==> flow/design.v <==
module CORDIC_Stage (
	input clk,
	input rst,
	input sign_in,
	input USE_SIN_in,
	input [7:0] ite,
	input [32:0] arctan_in_1,
	input [32:0] arctan_in_2,
	input [32:0] target_in,
	input [32:0] curr_angle_in,
	input [32:0] x_in,
	input [32:0] y_in,
	output sign_out,
	output USE_SIN_out,
	output [32:0] curr_angle_out,
	output [32:0] x_out,
	output [32:0] y_out,
	output [32:0] target_out
	);
	reg sign;
	reg [32:0] x[0:1];
	reg [32:0] y[0:1];
	reg [32:0] y_tmp[0:3];
	reg [32:0] x_tmp[0:3];
	reg [3:0] count[0:1];
	reg [32:0] current_angle[0:1];
	reg [32:0] atan[0:1];
	reg [32:0] target_q;
	reg USE_SIN_q;
	reg sign_q;
	reg [32:0] x_q;
	reg [32:0] y_q;
	reg [32:0] current_angle_q;
	always @(posedge clk) begin
			sign = sign_in;
			target_q <= target_in;
			USE_SIN_q <= USE_SIN_in;
			count[0] = ite[7:4];
			y_tmp[0] = sign ? y_in : ~y_in+1;
			y_tmp[1] = {y_tmp[0][32], y_tmp[0][31:0]>>count[0]};
			x_tmp[0] = sign ? x_in : ~x_in+1;
			x_tmp[1] = {x_tmp[0][32], x_tmp[0][31:0]>>count[0]};
			x[0] = x_in + y_tmp[1];
			y[0] = x_tmp[1] + y_in;
			atan[0] = sign ? arctan_in_1 : ~arctan_in_1+1;
			current_angle[0] = curr_angle_in + atan[0];
			if (current_angle[0] > target_in) begin
				sign = 1'b0;
			end
			else begin
				sign = 1'b1;
			end
			count[1] = ite[3:0];
			y_tmp[2] = sign ? y[0] : ~y[0]+1;
			y_tmp[3] = {y_tmp[2][32], y_tmp[2][31:0]>>count[1]};
			x_tmp[2] = sign ? x[0] : ~x[0]+1;
			x_tmp[3] = {x_tmp[2][32], x_tmp[2][31:0]>>count[1]};
			x[1] = x[0] + y_tmp[3];
			y[1] = x_tmp[3] + y[0];
			atan[1] = sign ? arctan_in_2 : ~arctan_in_2+1;
			current_angle[1] = current_angle[0] + atan[1];
			if (current_angle[1] > target_in) begin
				sign = 1'b0;
			end
			else begin
				sign = 1'b1;
			end
			sign_q <= sign;
			x_q <= x[1];
			y_q <= y[1];
			current_angle_q <= current_angle[1];
	end
	assign sign_out = sign_q;
	assign curr_angle_out = current_angle_q;
	assign x_out = x_q;
	assign y_out = y_q;
	assign USE_SIN_out = USE_SIN_q;
	assign target_out = target_q;
endmodule
module CORDIC_Top (
    input clk,
    input [31:0] target,
	 output [31:0] cos_x
);
	wire sign_intermediate[0:6];
	wire USE_SIN_intermediate[0:6];
	wire [32:0] angle_intermediate[0:6];
	wire [32:0] x_intermediate[0:6];
	wire [32:0] y_intermediate[0:6];
	wire [32:0] target_intermediate[0:6];
	wire [32:0] arctan[0:13];
	wire [7:0] ite[0:6];
	wire [32:0] x_init = 33'b01;
	wire [32:0] y_init = 33'b001;
	assign arctan[0]  = 33'b000011111010110110111011000000000;
	assign arctan[1]  = 33'b000001111111010101101110101010000;
	assign arctan[2]  = 33'b000000111111111010101011011110000;
	assign arctan[3]  = 33'b000000011111111111010101010111000;
	assign arctan[4]  = 33'b000000001111111111111010101010110;
	assign arctan[5]  = 33'b000000000111111111111111010101011;
	assign arctan[6]  = 33'b000000000011111111111111111010110;
	assign arctan[7]  = 33'b000000000001111111111111111111011;
	assign arctan[8]  = 33'b000000000000111111111111111111111;
	assign arctan[9]  = 33'b000000000000100000000000000000000;
	assign arctan[10] = 33'b000000000000010000000000000000000;
	assign arctan[11] = 33'b000000000000001000000000000000000;
	assign arctan[12] = 33'b000000000000000100000000000000000;
	assign arctan[13] = 33'b000000000000000010000000000000000;
	assign ite[0]  = 8'b00100011;
	assign ite[1]  = 8'b01000101;
	assign ite[2]  = 8'b01100111;
	assign ite[3]  = 8'b10001001;
	assign ite[4]  = 8'b10101011;
	assign ite[5]  = 8'b11001101;
	assign ite[6]  = 8'b11101111;
	reg init_sign;
	reg USE_SIN;
	wire [32:0] init_angle = 33'b000111011010110001100111000000000;
	reg [32:0] ext_target;
	reg [32:0] fin_target;
	always @* begin
		ext_target = { 1'b0 , target};
		USE_SIN = 0;
		if (ext_target > init_angle) begin
			if (ext_target > 33'b00111) begin
				fin_target = 33'b011001001000011111101101010100010 + (~ext_target + 1);
				init_sign = 1;
				USE_SIN = 1;
			end else begin
				init_sign = 1;
				fin_target = ext_target;
			end
		end
		else begin
			init_sign = 0;
			fin_target = ext_target;
		end
	end
	CORDIC_Stage stage1(
		 .clk(clk),
		 .sign_in(init_sign),
		 .USE_SIN_in(USE_SIN),
		 .ite(ite[0]),
		 .target_in(fin_target),
		 .arctan_in_1(arctan[0]),
		 .arctan_in_2(arctan[1]),
		 .curr_angle_in(init_angle),
		 .x_in(x_init),
		 .y_in(y_init),
		 .sign_out(sign_intermediate[0]),
		 .curr_angle_out(angle_intermediate[0]),
		 .x_out(x_intermediate[0]),
		 .y_out(y_intermediate[0]),
		 .target_out(target_intermediate[0]),
		 .USE_SIN_out(USE_SIN_intermediate[0])
	);
	CORDIC_Stage stage2(
		 .clk(clk),
		 .sign_in(sign_intermediate[0]),
		 .USE_SIN_in(USE_SIN_intermediate[0]),
		 .ite(ite[1]),
		 .target_in(target_intermediate[0]),
		 .arctan_in_1(arctan[2]),
		 .arctan_in_2(arctan[3]),
		 .curr_angle_in(angle_intermediate[0]),
		 .x_in(x_intermediate[0]),
		 .y_in(y_intermediate[0]),
		 .sign_out(sign_intermediate[1]),
		 .curr_angle_out(angle_intermediate[1]),
		 .x_out(x_intermediate[1]),
		 .y_out(y_intermediate[1]),
		 .target_out(target_intermediate[1]),
		 .USE_SIN_out(USE_SIN_intermediate[1])
	);
	CORDIC_Stage stage3(
		 .clk(clk),
		 .sign_in(sign_intermediate[1]),
		 .USE_SIN_in(USE_SIN_intermediate[1]),
		 .ite(ite[2]),
		 .target_in(target_intermediate[1]),
		 .arctan_in_1(arctan[4]),
		 .arctan_in_2(arctan[5]),
		 .curr_angle_in(angle_intermediate[1]),
		 .x_in(x_intermediate[1]),
		 .y_in(y_intermediate[1]),
		 .sign_out(sign_intermediate[2]),
		 .curr_angle_out(angle_intermediate[2]),
		 .x_out(x_intermediate[2]),
		 .y_out(y_intermediate[2]),
		 .target_out(target_intermediate[2]),
		 .USE_SIN_out(USE_SIN_intermediate[2])
	);
	CORDIC_Stage stage4(
		 .clk(clk),
		 .sign_in(sign_intermediate[2]),
		 .USE_SIN_in(USE_SIN_intermediate[2]),
		 .ite(ite[3]),
		 .target_in(target_intermediate[2]),
		 .arctan_in_1(arctan[6]),
		 .arctan_in_2(arctan[7]),
		 .curr_angle_in(angle_intermediate[2]),
		 .x_in(x_intermediate[2]),
		 .y_in(y_intermediate[2]),
		 .sign_out(sign_intermediate[3]),
		 .curr_angle_out(angle_intermediate[3]),
		 .x_out(x_intermediate[3]),
		 .y_out(y_intermediate[3]),
		 .target_out(target_intermediate[3]),
		 .USE_SIN_out(USE_SIN_intermediate[3])
	);
	CORDIC_Stage stage5(
		 .clk(clk),
		 .sign_in(sign_intermediate[3]),
		 .USE_SIN_in(USE_SIN_intermediate[3]),
		 .ite(ite[4]),
		 .target_in(target_intermediate[3]),
		 .arctan_in_1(arctan[8]),
		 .arctan_in_2(arctan[9]),
		 .curr_angle_in(angle_intermediate[3]),
		 .x_in(x_intermediate[3]),
		 .y_in(y_intermediate[3]),
		 .sign_out(sign_intermediate[4]),
		 .curr_angle_out(angle_intermediate[4]),
		 .x_out(x_intermediate[4]),
		 .y_out(y_intermediate[4]),
		 .target_out(target_intermediate[4]),
		 .USE_SIN_out(USE_SIN_intermediate[4])
	);
	CORDIC_Stage stage6(
		 .clk(clk),
		 .sign_in(sign_intermediate[4]),
		 .USE_SIN_in(USE_SIN_intermediate[4]),
		 .ite(ite[5]),
		 .target_in(target_intermediate[4]),
		 .arctan_in_1(arctan[10]),
		 .arctan_in_2(arctan[11]),
		 .curr_angle_in(angle_intermediate[4]),
		 .x_in(x_intermediate[4]),
		 .y_in(y_intermediate[4]),
		 .sign_out(sign_intermediate[5]),
		 .curr_angle_out(angle_intermediate[5]),
		 .x_out(x_intermediate[5]),
		 .y_out(y_intermediate[5]),
		 .target_out(target_intermediate[5]),
		 .USE_SIN_out(USE_SIN_intermediate[5])
	);
	CORDIC_Stage stage7(
		 .clk(clk),
		 .sign_in(sign_intermediate[5]),
		 .USE_SIN_in(USE_SIN_intermediate[5]),
		 .ite(ite[6]),
		 .target_in(target_intermediate[5]),
		 .arctan_in_1(arctan[12]),
		 .arctan_in_2(arctan[13]),
		 .curr_angle_in(angle_intermediate[5]),
		 .x_in(x_intermediate[5]),
		 .y_in(y_intermediate[5]),
		 .sign_out(sign_intermediate[6]),
		 .curr_angle_out(angle_intermediate[6]),
		 .x_out(x_intermediate[6]),
		 .y_out(y_intermediate[6]),
		 .target_out(target_intermediate[6]),
		 .USE_SIN_out(USE_SIN_intermediate[6])
	);
	wire [31:0] K = 32'b01101101111011001010110110001011;
	wire [31:0] done;
	assign done = USE_SIN_intermediate[6] ? y_intermediate[6][31:0] : x_intermediate[6][31:0];
	assign cos_x = done*K;
endmodule
### Step by step through the tools: CORDIC_Top

Tool output for the design above, in the order of the flow.
Lines are those of the file above, counted from 1.
Operators carry their Yosys type and port widths (W data, S select, Z words).
The mark -- stands for no value.

| design | value |
|---|---|
| top module | CORDIC_Top |
| clock | clk |
| cell library | sky130hd |
| timing corner | tt_025C_1v80 |

### Word-level counts

Source: Yosys, flattened and elaborated. Widths are those after wreduce; folded enables and synchronous resets count as part of the registers. Registers that Yosys merges into a memory's read port (data or address) are not register bits. Print and check cells do not count. Equal cells are merged and count once.

| word-level totals | value |
|---|---|
| bits in registers | 626 |
| input port bits | 33 |
| output and inout bits | 32 |
| cells after elaboration | 133 |

| cells by class | value |
|---|---|
| add/subtract/negate cells | 42 |
| multipliers | 1 |
| $lt $le $gt $ge | 15 |
| muxes and demuxes | 36 |
| bitwise logic cells | 14 |

Operators by type and width:

| kind | count |
|---|---|
| $mul A32 B31 Y32 const B | 1 |
| $mux W33 | 15 |
| $mux W32 | 14 |
| $gt A33 B33 Y1 | 13 |
| $add A32 B1 Y32 const B | 13 |
| $not A32 Y32 | 13 |
| $add A33 B33 Y33 | 12 |
| $add A30 B33 Y33 const A | 1 |
| $add A32 B33 Y33 const A | 1 |
| $not A32 Y33 | 1 |
| $add A33 B1 Y33 const B | 1 |
| $add A17 B32 Y32 | 1 |
| $add A22 B32 Y32 | 1 |
| $add A32 B18 Y32 | 1 |
| $add A32 B19 Y32 | 1 |
| $add A32 B20 Y32 | 1 |
| $add A32 B21 Y32 | 1 |
| $add A32 B23 Y32 | 1 |
| $add A32 B24 Y32 | 1 |
| $add A32 B25 Y32 | 1 |
| $add A32 B26 Y32 | 1 |
| $add A32 B27 Y32 | 1 |
| $add A32 B28 Y32 | 1 |
| $add A32 B29 Y32 | 1 |
| $gt A32 B3 Y1 const B | 1 |
| $gt A32 B30 Y1 const B | 1 |
| $add A1 B30 Y31 const A | 1 |
| $mux W1 | 7 |

### Depth

Longest topological path by Yosys (ltp), each cell counted once; first at word level (registers and memories cut), then after technology mapping (sequential cells cut; the memories' decode and read muxes count).

| depth | value |
|---|---|
| depth in word-level cells | 10 |
| ABC_AREA | 0 |
| depth in mapped cells | 56 |
| gate-level depth less buffers | 52 |

### After synthesis

Yosys stat after the flow's synthesis: flattened, memories mapped to cells. It holds for the ABC_AREA given above (unset counts as 0); a run with the other value may have another netlist.

| mapped netlist | value |
|---|---|
| mapped cells | 7232 |
| chip area (Yosys) | 60788.3 um^2 |
| sequential area | 11451.0 um^2 |
| mapped flip-flops | 572 |
| buffers | 92 |

Cells by type:

| type | count | area in all (um^2) |
|---|---|---|
| sky130_fd_sc_hd__ha_1 | 1046 | 1.31E+04 |
| sky130_fd_sc_hd__dfxtp_1 | 572 | 1.15E+04 |
| sky130_fd_sc_hd__xnor2_1 | 589 | 5.16E+03 |
| sky130_fd_sc_hd__fa_1 | 214 | 4.28E+03 |
| sky130_fd_sc_hd__inv_1 | 808 | 3.03E+03 |
| sky130_fd_sc_hd__a21oi_1 | 516 | 2.58E+03 |
| sky130_fd_sc_hd__xor2_1 | 271 | 2.37E+03 |
| sky130_fd_sc_hd__nor2_1 | 513 | 1.93E+03 |
| sky130_fd_sc_hd__a21o_1 | 224 | 1.68E+03 |
| sky130_fd_sc_hd__o21ai_0 | 331 | 1.66E+03 |
| sky130_fd_sc_hd__nand2_1 | 333 | 1.25E+03 |
| sky130_fd_sc_hd__o21a_1 | 139 | 1.04E+03 |
| sky130_fd_sc_hd__nor3_1 | 180 | 900.864 |
| sky130_fd_sc_hd__nand2b_1 | 129 | 807.024 |
| sky130_fd_sc_hd__nor2b_1 | 121 | 756.976 |
| sky130_fd_sc_hd__nand4_1 | 110 | 688.16 |
| sky130_fd_sc_hd__nand3_1 | 131 | 655.629 |
| sky130_fd_sc_hd__o21bai_1 | 74 | 555.533 |

Other cell types: 83; their cells: 931.
By module: a second synthesis without flattening, with its own total; a netlist apart from the flattened one above.

| unflattened totals | value |
|---|---|
| cells (unflattened synthesis) | 25231 |
| area total of the unflattened synthesis | 187448.5 um^2 |

Each row is one instance without its submodules.

By module:

| module | instances | cells | area (um^2) | sequential area (um^2) |
|---|---|---|---|---|
| CORDIC_Stage | 7 | 3459 | 25390.6 | 2682.6 |
| CORDIC_Top | 1 | 1018 | 9714.3 | 0.0 |

### Path before layout

Source: OpenSTA report_checks on the synthesized netlist (no wires, ideal clock, input and output delay 20% of the period each), path of least setup slack; recovery checks are left aside. Register names are those of the netlist, which keeps one name where synthesis merged equal registers.

| path after synthesis | value |
|---|---|
| kind | flip-flop to flip-flop |
| start | reg stage1.sign_q |
| end | reg stage2.sign_q |
| clock period | 10000 ps |
| setup time | 74 ps |
| time at the first pin | 0 ps |
| arrival time | 10038 ps |
| data required time | 9926 ps |
| slack | -112 ps |
| delay of the path | 10112 ps |
| stages | 55 |
| buffers on the path | 4 |
| synthesis period reached | 10112 ps |

"delay of the path" = arrival - input delay + setup time.
"stages" counts driving pins, that of a launching flip-flop among them; a cell with two outputs on the path counts twice.
"synthesis period reached" = period - worst setup slack (recovery checks aside). The figure is calculated, with input and output delays left at 20% of the set period.
Between the ends stands the longest chain of elaborated cells between them, by number of cells; it is not shown to be the way that was timed. Of several equally long chains one is given.
Each line given opens the expression or statement behind the cell; cells for indexed reads and writes are added by Yosys, which also makes memories of some case tables.

| between the ends, after synthesis | value |
|---|---|
| path through | sky130_fd_sc_hd__dfxtp_1 sky130_fd_sc_hd__clkbuf_1 sky130_fd_sc_hd__clkbuf_1 sky130_fd_sc_hd__clkinv_1 sky130_fd_sc_hd__clkbuf_1 sky130_fd_sc_hd__ha_1 sky130_fd_sc_hd__fa_1 sky130_fd_sc_hd__o21bai_1 sky130_fd_sc_hd__a21oi_1 sky130_fd_sc_hd__nor2b_1 sky130_fd_sc_hd__o21ai_0 sky130_fd_sc_hd__a21oi_1 sky130_fd_sc_hd__o21a_1 sky130_fd_sc_hd__o21ai_0 sky130_fd_sc_hd__nand2b_1 sky130_fd_sc_hd__a21oi_1 sky130_fd_sc_hd__o21bai_1 sky130_fd_sc_hd__a31oi_1 (+19 left out) sky130_fd_sc_hd__a21oi_1 sky130_fd_sc_hd__o21ai_0 sky130_fd_sc_hd__o41ai_1 sky130_fd_sc_hd__o2111ai_1 sky130_fd_sc_hd__a31oi_1 sky130_fd_sc_hd__nor2b_1 sky130_fd_sc_hd__xnor2_1 sky130_fd_sc_hd__ha_1 sky130_fd_sc_hd__nor2b_1 sky130_fd_sc_hd__o21ai_0 sky130_fd_sc_hd__nand2b_1 sky130_fd_sc_hd__a21oi_1 sky130_fd_sc_hd__nor2b_1 sky130_fd_sc_hd__o21ai_0 sky130_fd_sc_hd__nand2b_1 sky130_fd_sc_hd__a21oi_1 sky130_fd_sc_hd__o31ai_1 sky130_fd_sc_hd__o21ai_0 |
| length of the longest elaborated chain | 7 |
| elaborated cells on any way between the ends | 7 |
| source lines of those cells | 6 |
| classes of those cells | add/sub: 2; compare: 2; mux: 3 |

RTL lines, path after synthesis:

| item | line | RTL |
|---|---|---|
| from (decl) | 30 | `reg sign_q;` |
| from (assign) | 68 | `sign_q <= sign;` |
| $mux W33 | 45 | `atan[0] = sign ? arctan_in_1 : ~arctan_in_1+1;` |
| $add A33 B33 Y33 | 46 | `current_angle[0] = curr_angle_in + atan[0];` |
| $gt A33 B33 Y1 | 47 |  |
| $mux W33 | 60 | `atan[1] = sign ? arctan_in_2 : ~arctan_in_2+1;` |
| $add A33 B33 Y33 | 61 | `current_angle[1] = current_angle[0] + atan[1];` |
| $gt A33 B33 Y1 | 62 |  |
| $mux W1 | 62 |  |
| to (assign) | 68 |  |
| to (decl) | 30 |  |

### Timing after layout

From the final timing report of record 1: the path of least setup slack in the routed layout; clock arrival at registers is part of the times.
The report prints the path's times to 10 ps; the period is as set.

| path after layout | value |
|---|---|
| kind | flip-flop to output port |
| start | reg stage7.y_q[1] |
| end | out cos_x[29] |
| clock period | 10600 ps |
| output delay | 2120 ps |
| time at the first pin | 680 ps |
| arrival time | 7980 ps |
| data required time | 8480 ps |
| slack | 500 ps |
| stages | 25 |
| buffers on the path | 1 |

Between the ends stands the longest chain of elaborated cells between them, by number of cells; it is not shown to be the way that was timed. Of several equally long chains one is given.

| between the ends, after layout | value |
|---|---|
| path through | sky130_fd_sc_hd__dfxtp_1 sky130_fd_sc_hd__ha_1 sky130_fd_sc_hd__fa_1 sky130_fd_sc_hd__ha_1 sky130_fd_sc_hd__inv_1 sky130_fd_sc_hd__fa_1 sky130_fd_sc_hd__inv_1 sky130_fd_sc_hd__ha_1 sky130_fd_sc_hd__ha_1 sky130_fd_sc_hd__inv_1 sky130_fd_sc_hd__fa_1 sky130_fd_sc_hd__inv_1 sky130_fd_sc_hd__fa_1 sky130_fd_sc_hd__ha_1 sky130_fd_sc_hd__or2_2 sky130_fd_sc_hd__a21o_1 sky130_fd_sc_hd__a31o_2 sky130_fd_sc_hd__o41a_1 sky130_fd_sc_hd__a41o_1 sky130_fd_sc_hd__nor4_2 sky130_fd_sc_hd__nor4_1 sky130_fd_sc_hd__o21a_1 sky130_fd_sc_hd__nor2_1 sky130_fd_sc_hd__xnor2_2 sky130_fd_sc_hd__clkdlybuf4s50_1 |
| length of the longest elaborated chain | 1 |
| elaborated cells on any way between the ends | 1 |
| source lines of those cells | 1 |
| classes of those cells | mul: 1 |

RTL lines, path after layout:

| item | line | RTL |
|---|---|---|
| from (decl) | 32 | `reg [32:0] y_q;` |
| from (assign) | 70 | `y_q <= y[1];` |
| $mul A32 B31 Y32 | 268 | `assign cos_x = done*K;` |
| to (decl) | 83 | `output [31:0] cos_x` |

Below are 3 stored runs of the flow (Yosys, OpenROAD; platform sky130hd) on CORDIC_Top, each with its settings and what was measured, unordered. Constraints: input delay and output delay 20% of the set period each, output load 0.01 pF.
"clock period reached" = clock period - worst setup slack. The figure is calculated, with input and output delays left at 20% of the set period.
"time used up by the worst setup path" is the time allowed to the run's worst setup path (the clock period less input and output delay, where it has them) less its slack. Clock arrival times count: a late capture clock shortens it, a late launch clock lengthens it.
"time used up by the worst setup path" is known to 10 ps.
A setting shown as - is not set for that run.
A result given as - is not shown for that run.

| run | CELL_PAD_IN_SITES_GLOBAL_PLACEMENT | CORE_MARGIN | CORE_UTILIZATION | CTS_CLUSTER_SIZE | GPL_ROUTABILITY_DRIVEN | HOLD_SLACK_MARGIN | MAX_ROUTING_LAYER | PLACE_DENSITY_LB_ADDON | TNS_END_PERCENT | period_ns | CAP_MARGIN | SLEW_MARGIN | CORE_ASPECT_RATIO | CTS_CLUSTER_DIAMETER | MIN_ROUTING_LAYER | SETUP_SLACK_MARGIN | GPL_TIMING_DRIVEN | area of the synthesized netlist (um^2) | setup TNS (ps) | clock period reached (ps) | area of the die (um^2) | setup slack of the worst path (ps) | worst hold slack after layout (ps) | utilization in the final report (%) | time used up by the worst setup path (ps) | worst setup path kind | standard-cell area after routing (um^2) |
|---|---|---|---|---|---|---|---|---|---|---|---|---|---|---|---|---|---|---|---|---|---|---|---|---|---|---|---|
| record 1 | 3 | 3 | 35 | 66 | 1 | -0.05 | met5 | 0.04 | 5 | 10.6 | 20 | 20 | - | - | - | - | - | 60788.3 | 0 | 10096 | 178718.0 | 504 | 341 | 39.2 | 7980 | flip-flop to output port | 67423.4 |
| record 2 | 3 | 2 | 71 | - | - | - | - | - | - | 14.4 | 15 | 20 | 0.77 | 123 | met2 | 3.06 | - | - | - | - | - | - | - | - | - | - | - |
| record 3 | 3 | 3 | 35 | 62 | 1 | -0.05 | met4 | 0.07 | 5 | 10.6 | 20 | 20 | - | 297 | - | 1.6 | 0 | 60788.3 | 0 | 9214 | 178718.0 | 1386 | 359 | 39.7 | 7090 | flip-flop to output port | 68338.0 |

Record 2: no results, placement failed with GPL-0301
